==> flow/design.v <==
`timescale 1ns / 1ps
module button_debounce(
    input clk,
    input rst,
    input button_in,
    output reg button_flag
);
    reg [1:0] sync;           
    reg stable_state;         
    reg [19:0] counter;       
    localparam DEBOUNCE_TIME = 20'd125;    
    always @(posedge clk or posedge rst) begin
        if (rst) begin
            sync <= 2'b11;
            stable_state <= 1'b1;
            button_flag <= 1'b0;
            counter <= 20'd0;
        end else begin
            sync[1] <= sync[0];
            sync[0] <= button_in;
            if (sync[0] == sync[1]) begin
                if (sync[0] != stable_state) begin
                    if (counter == DEBOUNCE_TIME) begin
                        stable_state <= sync[0];
                        if (stable_state == 1'b0) begin
                            button_flag <= 1'b1;
                        end
                    end else begin
                        counter <= counter + 1;
                    end
                end else begin
                    counter <= 0;
                    button_flag <= 1'b0;
                end
            end else begin
                counter <= 0;
            end
        end
    end
endmodule
`timescale 1ns / 1ps
    module LCD_display(
        input clk,
        input rst,
        input update,               
        input [3:0] sw_p,
        input [127:0] line1,        
        input [127:0] line2,        
        input flag_counter,
        output reg rs,
        output reg rw,
        output reg en,
        output reg [7:0] data
    );
        reg [3:0] state;
        reg [27:0] delay_counter;
        reg [4:0] char_index;  
        localparam INIT        = 4'd0;
        localparam DISPLAY_ON  = 4'd1;
        localparam CLEAR_ON    = 4'd2;
        localparam SET_CURSOR1 = 4'd3;
        localparam WRITE_LINE1 = 4'd4;
        localparam SET_CURSOR2 = 4'd5;
        localparam WRITE_LINE2 = 4'd6;
        localparam IDLE        = 4'd7;
        localparam CHECK_UPDATE = 4'd8;  
        always @(posedge clk or posedge rst) begin
            if (rst) begin
                rs <= 0; rw <= 0; en <= 0;
                data <= 8'b0;
                state <= INIT;
                delay_counter <= 0;
                char_index <= 0;
            end else begin
                delay_counter <= delay_counter + 1;
                case (state)
                    INIT: begin
                        if (delay_counter <= 5) begin
                            en <= 1; rs <= 0; rw <= 0; data <= 8'b00111000;  
                        end else if (delay_counter < 10) begin
                            en <= 0;
                        end else begin
                            delay_counter <= 0;
                            state <= DISPLAY_ON;
                        end
                    end
                    DISPLAY_ON: begin
                        if (delay_counter <= 5) begin
                            en <= 1; rs <= 0; rw <= 0; data <= 8'b00001100;  
                        end else if (delay_counter < 10) begin
                            en <= 0;
                        end else begin
                            delay_counter <= 0;
                            state <= CLEAR_ON;
                        end
                    end
                    CLEAR_ON: begin
                        if (delay_counter <= 5) begin
                            en <= 1; rs <= 0; rw <= 0; data <= 8'b00000001;  
                        end else if (delay_counter < 10) begin
                            en <= 0;
                        end else begin
                            delay_counter <= 0;
                            state <= SET_CURSOR1;
                        end
                    end
                    SET_CURSOR1: begin
                        if (delay_counter <= 5) begin
                            en <= 1; rs <= 0; rw <= 0; data <= 8'b10000000;  
                        end else if (delay_counter < 10) begin
                            en <= 0;
                        end else begin
                            delay_counter <= 0;
                            state <= WRITE_LINE1;
                        end
                    end
                    WRITE_LINE1: begin
                        if (char_index < 16) begin
                            if (delay_counter <= 5) begin
                                en <= 1; rs <= 1; rw <= 0; data <= (line1 >> (8 * (15 - char_index))) & 8'hFF;  
                            end else if (delay_counter < 10) begin
                                en <= 0;
                            end else begin
                                delay_counter <= 0;
                                char_index <= char_index + 1;
                            end
                        end else begin
                            delay_counter <= 0;
                            char_index <= 0;
                            state <= SET_CURSOR2;
                        end
                    end
                    SET_CURSOR2: begin
                        if (delay_counter <= 5) begin
                            en <= 1; rs <= 0; rw <= 0; data <= 8'b11000000;  
                        end else if (delay_counter < 10) begin
                            en <= 0;
                        end else begin
                            delay_counter <= 0;
                            state <= WRITE_LINE2;
                        end
                    end
                    WRITE_LINE2: begin
                        if (char_index < 16) begin
                            if (delay_counter <= 5) begin
                                en <= 1; rs <= 1; rw <= 0; data <= (line2 >> (8 * (15 - char_index))) & 8'hFF;  
                            end else if (delay_counter < 10) begin
                                en <= 0;
                            end else begin
                                delay_counter <= 0;
                                char_index <= char_index + 1;
                            end
                        end else begin
                            delay_counter <= 0;
                            char_index <= 0;
                            state <= IDLE;
                        end
                    end
                    IDLE: begin
                        en <= 0;
                        if (update || sw_p[0] || sw_p[1] || sw_p[2] || sw_p[3]) begin
                            state <= CHECK_UPDATE;
                            delay_counter <= 0;
                        end
                        else if (!update || !sw_p[0] || !sw_p[2] || !sw_p[3]) begin
                            state <= CHECK_UPDATE;
                            delay_counter <= 0;
                        end
                    end
                    CHECK_UPDATE: begin
                       if(delay_counter >= 1250) begin
                         state <= CLEAR_ON;
                         delay_counter <= 0;
                        end
                    end
                endcase
            end
        end
    endmodule
`timescale 1ns / 1ps
module top_button_handler(
    input wire clk,
    input wire rst,
    input wire [3:0] btn,                
    input wire [3:0] sw_p,               
    input wire sw_au,                    
    input wire update_money,
    output reg [3:0] seg_0_data,         
    output reg [3:0] seg_1_data,         
    output reg [3:0] seg_2_data,         
    output reg [3:0] seg_3_data,          
    output wire rs, rw, en,
    output reg [3:0] led,
    output wire [7:0] data
);
    localparam SHOW_TIME = 62500;        
    localparam SHOW_STEP = 12500;        
    reg [7:0] product_count_ready[4:0];  
    reg [7:0] money;                
    reg [7:0] price[4:0];               
    reg [7:0] price_to_pay;                
    reg [7:0] unit;                
    reg [7:0] dozen;                
    reg [7:0] product_count_current;       
    reg [7:0] selected_product;            
    reg [3:0] flag_led;
    integer i;                           
    reg [127:0] lcd_line1;               
    reg [127:0] lcd_line2;                
    reg [31:0] counter;
    reg [1:0] flag_counter;
    reg [7:0] count_down;
    reg [7:0] pcc_n;                     
    reg [7:0] ptp_n;                     
    reg [7:0] unit_n;
    reg [7:0] dozen_n;
    reg [7:0] pcr_n;                     
    wire btn0_flag, btn1_flag, btn2_flag, btn3_flag;
    button_debounce db0 (.clk(clk), .rst(rst), .button_in(btn[0]), .button_flag(btn0_flag));
    button_debounce db1 (.clk(clk), .rst(rst), .button_in(btn[1]), .button_flag(btn1_flag));
    button_debounce db2 (.clk(clk), .rst(rst), .button_in(btn[2]), .button_flag(btn2_flag));
    button_debounce db3 (.clk(clk), .rst(rst), .button_in(btn[3]), .button_flag(btn3_flag));
    LCD_display lcd_inst (
        .clk(clk),
        .rst(rst),
        .line1(lcd_line1),
        .line2(lcd_line2),
        .rs(rs),
        .rw(rw),
        .en(en),
        .data(data),
        .update(sw_au),
        .sw_p(sw_p),
        .flag_counter(flag_counter[0])
    );
    always @(posedge clk) begin
        case (sw_p)
            4'b0001: begin
                selected_product <= 8'd0;  
                flag_led <= 4'b0001;
            end
            4'b0010: begin
                selected_product <= 8'd1;  
                flag_led <= 4'b0010;
            end
            4'b0100: begin
                selected_product <= 8'd2;  
                flag_led <= 4'b0100;
            end
            4'b1000: begin
                selected_product <= 8'd3;  
                flag_led <= 4'b1000;
            end
            4'b0000: begin
                selected_product <= 8'd4;
                flag_led <= 4'b0000;
            end
            default: begin
                selected_product <= 8'd5;  
                flag_led <= 4'b0000;
            end
        endcase
    end
    always @(posedge clk or posedge rst) begin
        if (rst) begin
            money <= 8'd0;
            price[0] <= 8'd0;  
            price[1] <= 8'd0;  
            price[2] <= 8'd0;  
            price[3] <= 8'd0;  
            price[4] <= 8'd0;  
            counter <= 32'd0;
            flag_counter <= 2'd0;
            product_count_current <= 8'd0;
            price_to_pay <= 8'd0;
            count_down <= 8'd0;
            unit <= 8'd0;
            dozen <= 8'd0;
            for (i = 0; i <= 4; i = i + 1) begin
                product_count_ready[i] <= 8'd0;  
            end
            lcd_line1 <= 128'd0;
            lcd_line2 <= 128'd0;
            seg_0_data <= 4'd0;
            seg_1_data <= 4'd0;
            seg_2_data <= 4'd0;
            seg_3_data <= 4'd0;
            led <= 4'd0;
            pcc_n = 8'd0;
            ptp_n = 8'd0;
            unit_n = 8'd0;
            dozen_n = 8'd0;
            pcr_n = 8'd0;
        end else begin
            pcc_n = product_count_current;
            ptp_n = price_to_pay;
            unit_n = unit;
            dozen_n = dozen;
            pcr_n = 8'd0;
            seg_0_data <= money % 10;
            seg_1_data <= (money / 10) % 10;
            seg_2_data <= (money / 100) % 10;
            seg_3_data <= (money / 1000) % 10;
            if (sw_au == 0) begin
                if (selected_product != 4 && selected_product != 5) begin
                    pcr_n = product_count_ready[selected_product];
                    if(flag_counter == 1) begin
                         lcd_line1 <= {8'h20, 8'h20, 8'h20, 8'h20, 8'h53, 8'h55, 8'h43, 8'h43, 8'h45, 8'h53, 8'h53, 8'h21, 8'h20, 8'h20, 8'h20, 8'h20};
                         lcd_line2 <= {8'h20, 8'h20, 8'h20, 8'h20, 8'h20, 8'h20, 8'h20, 8'h36 - count_down, 8'h20, 8'h20, 8'h20, 8'h20, 8'h20, 8'h20, 8'h20, 8'h20};
                         if(counter < SHOW_TIME) begin
                            if (counter % SHOW_STEP == 0) begin
                                count_down <= count_down + 1;
                                if (led != 4'b0000)
                                    led <= 4'b0000;
                                else led <= flag_led;
                            end
                            counter <= counter + 1;
                         end else begin
                            counter <= 0;
                            flag_counter <= 0;
                            count_down <= 0;
                            led <= 4'b0000;
                         end
                    end else if (flag_counter == 2) begin
                        lcd_line1 <= {8'h4E, 8'h4F, 8'h54, 8'h20, 8'h45, 8'h4E, 8'h4F, 8'h55, 8'h47, 8'h48, 8'h20, 8'h4D, 8'h4F, 8'h4E, 8'h45, 8'h59};
                        lcd_line2 <= {8'h20, 8'h20, 8'h20, 8'h20, 8'h20, 8'h20, 8'h20, 8'h36 - count_down, 8'h20, 8'h20, 8'h20, 8'h20, 8'h20, 8'h20, 8'h20, 8'h20};
                        if(counter < SHOW_TIME) begin
                             if (counter % SHOW_STEP == 0)
                               count_down <= count_down + 1;
                            counter <= counter + 1;
                         end else begin
                            counter <= 0;
                            flag_counter <= 0;
                            count_down <= 0;
                         end
                       end
                    if (btn0_flag) begin
                        if (pcc_n < 9 && pcc_n < pcr_n)
                            pcc_n = pcc_n + 1;
                        ptp_n = price[selected_product] * pcc_n;
                        unit_n = ptp_n % 10;
                        dozen_n = ptp_n / 10;
                    end
                    if (btn1_flag) begin
                        if (pcc_n > 0)
                            pcc_n = pcc_n - 1;
                        ptp_n = price[selected_product] * pcc_n;
                        unit_n = ptp_n % 10;
                        dozen_n = ptp_n / 10;
                    end
                    if (btn2_flag && pcr_n > 0) begin
                         if (money >= ptp_n && pcc_n > 0) begin
                             money <= money - ptp_n;
                             pcr_n = pcr_n - pcc_n;
                             product_count_ready[selected_product] <= pcr_n;
                             pcc_n = 0;
                             ptp_n = 0;
                             unit_n = 0;
                             dozen_n = 0;
                             flag_counter <= 1;
                         end
                         else if (pcc_n > 0) flag_counter <= 2;
                    end
                    if (flag_counter == 0) begin
                        lcd_line1 <= {8'h52, 8'h65, 8'h61, 8'h64, 8'h79, 8'h3A, 8'h30 + pcr_n,   
                                     8'h20, 8'h50, 8'h72, 8'h69, 8'h63, 8'h65, 8'h3A, 8'h30 + price[selected_product], 8'h20};   
                        if (ptp_n < 10) begin
                            lcd_line2 <= {8'h43, 8'h6F, 8'h75, 8'h6E, 8'h74, 8'h3A, 8'h30 + pcc_n,   
                                        8'h20, 8'h50, 8'h72, 8'h69, 8'h63, 8'h65, 8'h3A, 8'h30 + ptp_n, 8'h20};   
                        end
                        else begin
                            lcd_line2 <= {8'h43, 8'h6F, 8'h75, 8'h6E, 8'h74, 8'h3A, 8'h30 + pcc_n,   
                                        8'h20, 8'h50, 8'h72, 8'h69, 8'h63, 8'h65, 8'h3A, 8'h30 + dozen_n , 8'h30 + unit_n};   
                        end
                    end
                end
                else if(selected_product == 4) begin  
                    if (btn0_flag && money < 9995) money <= money + 5;
                    if (btn1_flag && money < 9990) money <= money + 10;
                    if (btn2_flag) money <= 0;
                    lcd_line1 <= {8'h50, 8'h31, 8'h3A, 8'h30 + price[0], 8'h24, 8'h5F, 8'h30 + product_count_ready[0],  
                                 8'h20, 8'h20,
                                 8'h50, 8'h32, 8'h3A, 8'h30 + price[1], 8'h24, 8'h5F, 8'h30 + product_count_ready[1]};   
                    lcd_line2 <= {8'h50, 8'h33, 8'h3A, 8'h30 + price[2], 8'h24, 8'h5F, 8'h30 + product_count_ready[2],  
                                 8'h20, 8'h20,
                                 8'h50, 8'h34, 8'h3A, 8'h30 + price[3], 8'h24, 8'h5F, 8'h30 + product_count_ready[3]};   
                end
                else if(selected_product == 5) begin  
                    lcd_line1 <= {8'h4F, 8'h4E, 8'h4C, 8'h59, 8'h5F, 8'h31, 8'h5F, 8'h53, 8'h57, 8'h49, 8'h54, 8'h43, 8'h48, 8'h5F, 8'h4F, 8'h4E};
                    lcd_line2 <= {8'h20, 8'h20, 8'h20, 8'h20, 8'h20, 8'h20, 8'h20,
                                 8'h20, 8'h20, 8'h20, 8'h20, 8'h20, 8'h20, 8'h20, 8'h20, 8'h20};
                end
            end else begin
                 pcc_n = 8'd0;
                 ptp_n = 8'd0;
                if (selected_product != 4 && selected_product != 5) begin
                    if (btn0_flag) begin
                        if (price[selected_product] < 9)
                            price[selected_product] <= price[selected_product] + 1;
                    end
                    else if (btn1_flag) begin
                         if (price[selected_product] > 1)
                            price[selected_product] <= price[selected_product] - 1;
                    end
                    else if (btn2_flag) begin
                        if (product_count_ready[selected_product] < 9) begin
                            product_count_ready[selected_product] <= product_count_ready[selected_product] + 1;
                        end
                    end
                    else if (btn3_flag) begin
                        price[selected_product] <= 0;
                        product_count_ready[selected_product] <= 0;
                    end
                    lcd_line1 <= {8'h20, 8'h20, 8'h41, 8'h44, 8'h4D, 8'h49, 8'h4E, 8'h20, 8'h4D, 8'h4F, 8'h44, 8'h45, 8'h20, 8'h31 + selected_product, 8'h20, 8'h20};
                    lcd_line2 <= {8'h50, 8'h72, 8'h69, 8'h63, 8'h65, 8'h3A, 8'h30 + price[selected_product], 8'h24,  
                                  8'h20, 8'h20, 8'h20,  
                                  8'h4E, 8'h75, 8'h6D, 8'h3A, 8'h30 + product_count_ready[selected_product]};  
                end
                 else begin
                     lcd_line1 <= {8'h20, 8'h20, 8'h41, 8'h44, 8'h4D, 8'h49, 8'h4E,
                                   8'h20, 8'h4D, 8'h4F, 8'h44, 8'h45, 8'h20, 8'h20, 8'h20, 8'h20};
                     lcd_line2 <= {8'h20, 8'h20, 8'h20, 8'h20, 8'h20, 8'h20, 8'h20,
                                   8'h20, 8'h20, 8'h20, 8'h20, 8'h20, 8'h20, 8'h20, 8'h20, 8'h20};
                 end
            end
            product_count_current <= pcc_n;
            price_to_pay <= ptp_n;
            unit <= unit_n;
            dozen <= dozen_n;
        end
    end
endmodule
# Reports on top_button_handler
# The steps from the RTL of top_button_handler to its reports follow in flow order.
# Lines are those of the file above, counted from 1.
# Cell names lack the library's common part.
inputs:
  design: "top_button_handler"
  clk_port: "clk"
  library: "sky130hd"
  pvt_corner: "tt_025C_1v80"

# Word-level counts
# Counts by Yosys on the flattened word-level netlist (proc, flatten, opt, wreduce). Print and check cells are left out.
word_totals:
  wordCells: 601
  in_bits: 12
  out_inout_bits: 31
  reg_bits: 589
op_classes:
  n_eq: 100
  mux: 300
  div: 12
  n_addsub: 36
  compare: 17
  logic: 1
  multipliers: 2
  shift: 2
  reduce_and_logical: 81
ops:
  columns: ["cell", "count"]
  rows:
  - ["128-bit two-way mux", 14]
  - ["8-bit two-way mux", 204]
  - ["32-bit by 14-bit remainder unit with 32-bit output (second input constant)", 1]
  - ["32-bit by 4-bit remainder unit with 32-bit output (second input constant)", 3]
  - ["8-bit by 4-bit divider with 32-bit output (second input constant)", 3]
  - ["8-bit by 4-bit remainder unit with 32-bit output (second input constant)", 3]
  - ["128-bit by 32-bit >> shifter with 8-bit output", 2]
  - ["8-bit by 10-bit divider with 32-bit output (second input constant)", 1]
  - ["20-bit two-way mux", 12]
  - ["8-bit by 7-bit divider with 32-bit output (second input constant)", 1]
  - ["28-bit two-way mux", 6]
  - ["6-bit by 8-bit adder with 8-bit output (first input constant)", 16]
  - ["8-bit by 8-bit multiplier with 8-bit output", 2]
  - ["127-bit two-way mux", 1]
  - ["28-bit parallel mux with 4-bit select", 1]
  - ["32-bit two-way mux", 3]
  - ["20-bit by 1-bit adder with 20-bit output (second input constant)", 4]
  - ["20-bit by 7-bit equality test with 1-bit output (second input constant)", 4]
  - ["8-bit parallel mux with 5-bit select", 2]
  - ["4-bit two-way mux", 18]
  - ["2-bit inequality test (second input constant)", 35]
  - ["10-bit AND reduction", 6]
  - ["8-bit parallel mux with 7-bit select", 1]
  - ["3-bit inequality test (second input constant)", 16]
  - ["9-bit AND reduction", 5]
  - ["4-bit parallel mux with 9-bit select", 1]
  - ["2-bit nonzero test", 16]
  - ["32-bit by 1-bit adder with 32-bit output (second input constant)", 1]
# Other operator kinds: 63; their cells: 169.

# Longest topological paths
# Longest topological path by Yosys (ltp), each cell counted once; first at word level (registers and memories cut), then after technology mapping (sequential cells cut; the memories' decode and read muxes count).
logic_depth:
  ltp_word: 33
  ABC_AREA: 0
  ltp_mapped: 80
  depth_no_buf: 67

# Mapped cells and area
# The flow's flattened synthesis, as Yosys stat reports it; memories are mapped. The netlist is that of the ABC_AREA named above (0 if unset); the other value can give another one.
synth_totals:
  n_buf: 257
  ffs: 474
  stdcells: 4642
  sequential_area_mm2: 0.0118439
  mapped_area_mm2: 0.0382454
by_type:
  columns: ["type", "count", "area_total_um2"]
  rows:
  - ["dfrtp_1", 453, 1.13E+04]
  - ["nor2_1", 547, 2.05E+03]
  - ["nand2_1", 484, 1.82E+03]
  - ["xnor2_1", 202, 1.77E+03]
  - ["ha_1", 122, 1.53E+03]
  - ["a21oi_1", 301, 1.51E+03]
  - ["o21ai_0", 281, 1.41E+03]
  - ["xor2_1", 130, 1.14E+03]
  - ["mux2i_1", 104, 1.04E+03]
  - ["clkbuf_1", 205, 769.488]
  - ["mux2_2", 67, 754.474]
  - ["inv_1", 173, 649.373]
  - ["nand3_1", 125, 625.6]
  - ["fa_1", 26, 520.499]
  - ["nor3_1", 90, 450.432]
  - ["o211ai_1", 56, 420.403]
  - ["a21o_1", 55, 412.896]
  - ["a31oi_1", 64, 400.384]
# Not listed: further types 128, cells in them 1157.
# By module: a second synthesis without flattening, with its own total; a netlist apart from the flattened one above.
unflattened:
  hier_cells: 4888
  hier_area_mm2: 0.0411107
# Rows give one instance, submodules left out.
modules:
  columns: ["mod", "seq_area_mm2", "n_cells", "n_inst", "area_mm2"]
  rows:
  - ["top_button_handler", 0.0080978, 3921, 1, 0.0311799]
  - ["button_debounce", 0.0006043, 127, 4, 0.0012875]
  - ["LCD_display", 0.0013025, 459, 1, 0.0047808]

# Timing after synthesis
# OpenSTA on the mapped netlist: ideal clock, no wires. The path of least setup slack (recovery checks aside). Input and output delay are each 20% of the period. Register names are those of the netlist, which keeps one name where synthesis merged equal registers.
synth_path:
  kind: "register to register"
  startpoint: "reg counter[29]"
  endpoint: "reg count_down[4]"
  t_first_pin_ps: 0
  path_delay_ps: 17892
  n_path_buf: 10
  t_arrival_ps: 17814
  required_time_ps: 21922
  period_ps: 22000
  slack_ps: 4108
  path_stages: 74
  setup_time_ps: 78
  synth_period_reached_ps: 17892
# "path_delay_ps" is the arrival time less input delay plus setup time.
# "path_stages" counts driving pins, that of a launching flip-flop among them; a cell with two outputs on the path counts twice.
# "synth_period_reached_ps" = period - worst setup slack (recovery checks aside). The figure is calculated, with input and output delays left at 20% of the set period.
# Between the ends stands the longest chain of elaborated cells between them, by number of cells; it is not shown to be the way that was timed. Of several equally long chains one is given.
# A line is the first line of the expression or statement that the cell stems from. Yosys adds cells for indexed reads and writes and turns some case tables into memories.
# A register here has more assigning lines than the two given.
synth_via:
  cell_sequence: "dfrtp_1 buf_2 nor4_4 o21a_1 buf_4 o211a_4 nand4_4 a211oi_2 mux2_2 o211ai_2 buf_4 o21ai_2 mux2_2 o31ai_4 o21ai_2 or3_1 and3_1 a31oi_2 [... 38 more ...] mux2_2 o31ai_2 o21ai_1 a31oi_1 xnor2_1 a31oi_2 nor2_1 a21oi_2 mux2i_1 xnor2_1 a2111o_1 o22a_1 o22ai_1 o2111a_2 a21oi_1 buf_6 or4_1 a21oi_1"
  elab_chain_cells: 6
  cells_between: 7
  classes_between: "div (1); compare (1); mux (4); reduce/logical (1)"
synth_lines:
  columns: ["item", "line_no", "source"]
  rows:
  - ["start: declaration", 210, "reg [31:0] counter;"]
  - ["start: assignment", 317, "counter <= counter + 1;"]
  - ["start: assignment", 330, "counter <= counter + 1;"]
  - ["32-bit by 14-bit remainder unit with 32-bit output", 328, "if (counter % SHOW_STEP == 0)"]
  - ["32-bit logical NOT", 328, null]
  - ["8-bit two-way mux", 328, null]
  - ["8-bit two-way mux", 327, "if(counter < SHOW_TIME) begin"]
  - ["8-bit two-way mux", 324, "end else if (flag_counter == 2) begin"]
  - ["8-bit two-way mux", 307, "if(flag_counter == 1) begin"]
  - ["end: assignment", 312, "count_down <= count_down + 1;"]
  - ["end: assignment", 329, "count_down <= count_down + 1;"]
  - ["end: declaration", 212, "reg [7:0] count_down;"]

# Timing after layout
# Path of least setup slack in the final report of run 1 (OpenROAD, finished layout, wires in). Where an end is a register, its clock arrival counts in the times.
# The report prints the path's times to 10 ps; the period is as set.
layout_path:
  kind: "register to register"
  startpoint: "reg counter[20]"
  endpoint: "reg led[1]"
  t_first_pin_ps: 610
  slack_ps: 5940
  period_ps: 29400
  required_time_ps: 29950
  path_stages: 64
  setup_time_ps: 70
  n_path_buf: 0
  t_arrival_ps: 24010
# Between the ends stands the longest chain of elaborated cells between them, by number of cells; it is not shown to be the way that was timed. Of several equally long chains one is given.
# A register here has more assigning lines than the two given.
layout_via:
  cell_sequence: "dfrtp_1 nor3_2 o21a_1 o311ai_1 and4_1 o211ai_1 a221oi_2 nand3_1 o21ai_2 mux2_2 o31ai_4 o21ai_2 or3_1 and3_1 a31oi_2 or4b_4 o31ai_4 mux2i_1 [... 28 more ...] a21oi_4 mux2_2 o31ai_2 o21ai_1 a31oi_1 xnor2_1 a31oi_2 nor2_1 a21oi_2 mux2i_1 xnor2_1 a2111o_1 and2_1 o41a_1 o2111a_1 a21oi_1 nor2_1 o2bb2ai_1"
  elab_chain_cells: 4
  cells_between: 7
  classes_between: "div (1); compare (1); eq/ne (1); mux (2); reduce/logical (2)"
layout_lines:
  columns: ["item", "line_no", "source"]
  rows:
  - ["start: declaration", 210, "reg [31:0] counter;"]
  - ["start: assignment", 317, "counter <= counter + 1;"]
  - ["start: assignment", 330, "counter <= counter + 1;"]
  - ["32-bit by 14-bit remainder unit with 32-bit output", 311, "if (counter % SHOW_STEP == 0) begin"]
  - ["32-bit logical NOT", 311, null]
  - ["4-bit two-way mux", 311, null]
  - ["4-bit two-way mux", 310, "if(counter < SHOW_TIME) begin"]
  - ["end: assignment", 314, "led <= 4'b0000;"]
  - ["end: assignment", 315, "else led <= flag_led;"]
  - ["end: declaration", 193, "output reg [3:0] led,"]

Add stored flow runs of top_button_handler

Module top_button_handler, platform sky130hd: 4 stored runs of the flow (Yosys, OpenROAD) with differing settings, in no particular order. Input and output delays are each 20% of the period that was set; the output load is 0.01 pF.
"totalPower_uw": no workload was simulated; the value follows from the tool's default switching activity.

--- run 1 ---
==> flow/run.sh <==
#!/bin/bash
# the make line also repeats the synthesis and layout settings of config.mk as NAME=value (left out here)
make -C /OpenROAD-flow-scripts/flow DESIGN_CONFIG=/design/flow/config.mk WORK_HOME=/design/flow/orfs CLKGATE_MAP_FILE= finish
==> flow/config.mk <==
export PLATFORM = sky130hd
export DESIGN_NAME = top_button_handler
export DESIGN_NICKNAME = top_button_handler
export VERILOG_FILES = /design/flow/design.v
export SDC_FILE = /design/flow/constraint.sdc
export NUM_CORES = 4
export LEC_CHECK = 0
export CAP_MARGIN = 40
export CORE_MARGIN = 2
export CORE_UTILIZATION = 28
export CTS_CLUSTER_DIAMETER = 355
export GPL_ROUTABILITY_DRIVEN = 0
export MAX_ROUTING_LAYER = met4
export SETUP_SLACK_MARGIN = 3.39
export SLEW_MARGIN = 15
==> flow/constraint.sdc <==
create_clock -name core_clock -period 29.4 [get_ports {clk}]
set_input_delay 5.8800 -clock core_clock [delete_from_list [all_inputs] [get_ports {clk}]]
set_output_delay 5.8800 -clock core_clock [all_outputs]
set_load 0.01 [all_outputs]

==> results, as YAML <==
results:
  holdWs_ps: 375
  design_die_area_mm2: 0.139562
  tns_setup_ps: 0
  synthesis_area_mm2: 0.0382454
  totalPower_uw: 1909
  post_route_util_frac: 0.312
  setup_worst_slack_ps: 5941
  final_stdcell_area_mm2: 0.0423093

--- run 2 ---
==> flow/run.sh <==
#!/bin/bash
# the make line also repeats the synthesis and layout settings of config.mk as NAME=value (left out here)
make -C /OpenROAD-flow-scripts/flow DESIGN_CONFIG=/design/flow/config.mk WORK_HOME=/design/flow/orfs CLKGATE_MAP_FILE= finish
==> flow/config.mk <==
export PLATFORM = sky130hd
export DESIGN_NAME = top_button_handler
export DESIGN_NICKNAME = top_button_handler
export VERILOG_FILES = /design/flow/design.v
export SDC_FILE = /design/flow/constraint.sdc
export NUM_CORES = 4
export LEC_CHECK = 0
export CAP_MARGIN = 40
export CORE_MARGIN = 2
export CORE_UTILIZATION = 28
export CTS_CLUSTER_DIAMETER = 201
export GPL_ROUTABILITY_DRIVEN = 0
export GPL_TIMING_DRIVEN = 0
export MAX_ROUTING_LAYER = met4
export SETUP_SLACK_MARGIN = 3.39
export SLEW_MARGIN = 15
==> flow/constraint.sdc <==
create_clock -name core_clock -period 37.0 [get_ports {clk}]
set_input_delay 7.4000 -clock core_clock [delete_from_list [all_inputs] [get_ports {clk}]]
set_output_delay 7.4000 -clock core_clock [all_outputs]
set_load 0.01 [all_outputs]

==> results, as YAML <==
results:
  holdWs_ps: 380
  design_die_area_mm2: 0.139562
  tns_setup_ps: 0
  synthesis_area_mm2: 0.0382454
  totalPower_uw: 1503
  post_route_util_frac: 0.317
  setup_worst_slack_ps: 15341
  final_stdcell_area_mm2: 0.043

--- run 3 ---
==> flow/run.sh <==
#!/bin/bash
# the make line also repeats the synthesis and layout settings of config.mk as NAME=value (left out here)
make -C /OpenROAD-flow-scripts/flow DESIGN_CONFIG=/design/flow/config.mk WORK_HOME=/design/flow/orfs CLKGATE_MAP_FILE= finish
==> flow/config.mk <==
export PLATFORM = sky130hd
export DESIGN_NAME = top_button_handler
export DESIGN_NICKNAME = top_button_handler
export VERILOG_FILES = /design/flow/design.v
export SDC_FILE = /design/flow/constraint.sdc
export NUM_CORES = 4
export LEC_CHECK = 0
export CAP_MARGIN = 20
export CORE_ASPECT_RATIO = 0.72
export CORE_MARGIN = 2
export CORE_UTILIZATION = 19
export CTS_CLUSTER_DIAMETER = 333
export CTS_CLUSTER_SIZE = 92
export GPL_ROUTABILITY_DRIVEN = 0
export PLACE_DENSITY_LB_ADDON = 0.28
export SLEW_MARGIN = 25
export TNS_END_PERCENT = 20
==> flow/constraint.sdc <==
create_clock -name core_clock -period 14.8 [get_ports {clk}]
set_input_delay 2.9600 -clock core_clock [delete_from_list [all_inputs] [get_ports {clk}]]
set_output_delay 2.9600 -clock core_clock [all_outputs]
set_load 0.01 [all_outputs]

==> results, as YAML <==
results:
  holdWs_ps: 392
  design_die_area_mm2: 0.204944
  tns_setup_ps: -36416
  synthesis_area_mm2: 0.0382454
  totalPower_uw: 2856
  post_route_util_frac: 0.246
  setup_worst_slack_ps: -3148
  final_stdcell_area_mm2: 0.0490758

--- run 4 ---
==> flow/run.sh <==
#!/bin/bash
# the make line also repeats the synthesis and layout settings of config.mk as NAME=value (left out here)
make -C /OpenROAD-flow-scripts/flow DESIGN_CONFIG=/design/flow/config.mk WORK_HOME=/design/flow/orfs CLKGATE_MAP_FILE= finish
==> flow/config.mk <==
export PLATFORM = sky130hd
export DESIGN_NAME = top_button_handler
export DESIGN_NICKNAME = top_button_handler
export VERILOG_FILES = /design/flow/design.v
export SDC_FILE = /design/flow/constraint.sdc
export NUM_CORES = 4
export LEC_CHECK = 0
export CAP_MARGIN = 40
export CORE_MARGIN = 2
export CORE_UTILIZATION = 40
export GPL_ROUTABILITY_DRIVEN = 0
export MAX_ROUTING_LAYER = met4
export SETUP_SLACK_MARGIN = -1.78
export SLEW_MARGIN = 15
==> flow/constraint.sdc <==
create_clock -name core_clock -period 29.4 [get_ports {clk}]
set_input_delay 5.8800 -clock core_clock [delete_from_list [all_inputs] [get_ports {clk}]]
set_output_delay 5.8800 -clock core_clock [all_outputs]
set_load 0.01 [all_outputs]

==> results, as YAML <==
results:
  holdWs_ps: 380
  design_die_area_mm2: 0.0981036
  tns_setup_ps: 0
  synthesis_area_mm2: 0.0382454
  totalPower_uw: 1874
  post_route_util_frac: 0.44
  setup_worst_slack_ps: 5940
  final_stdcell_area_mm2: 0.0417563
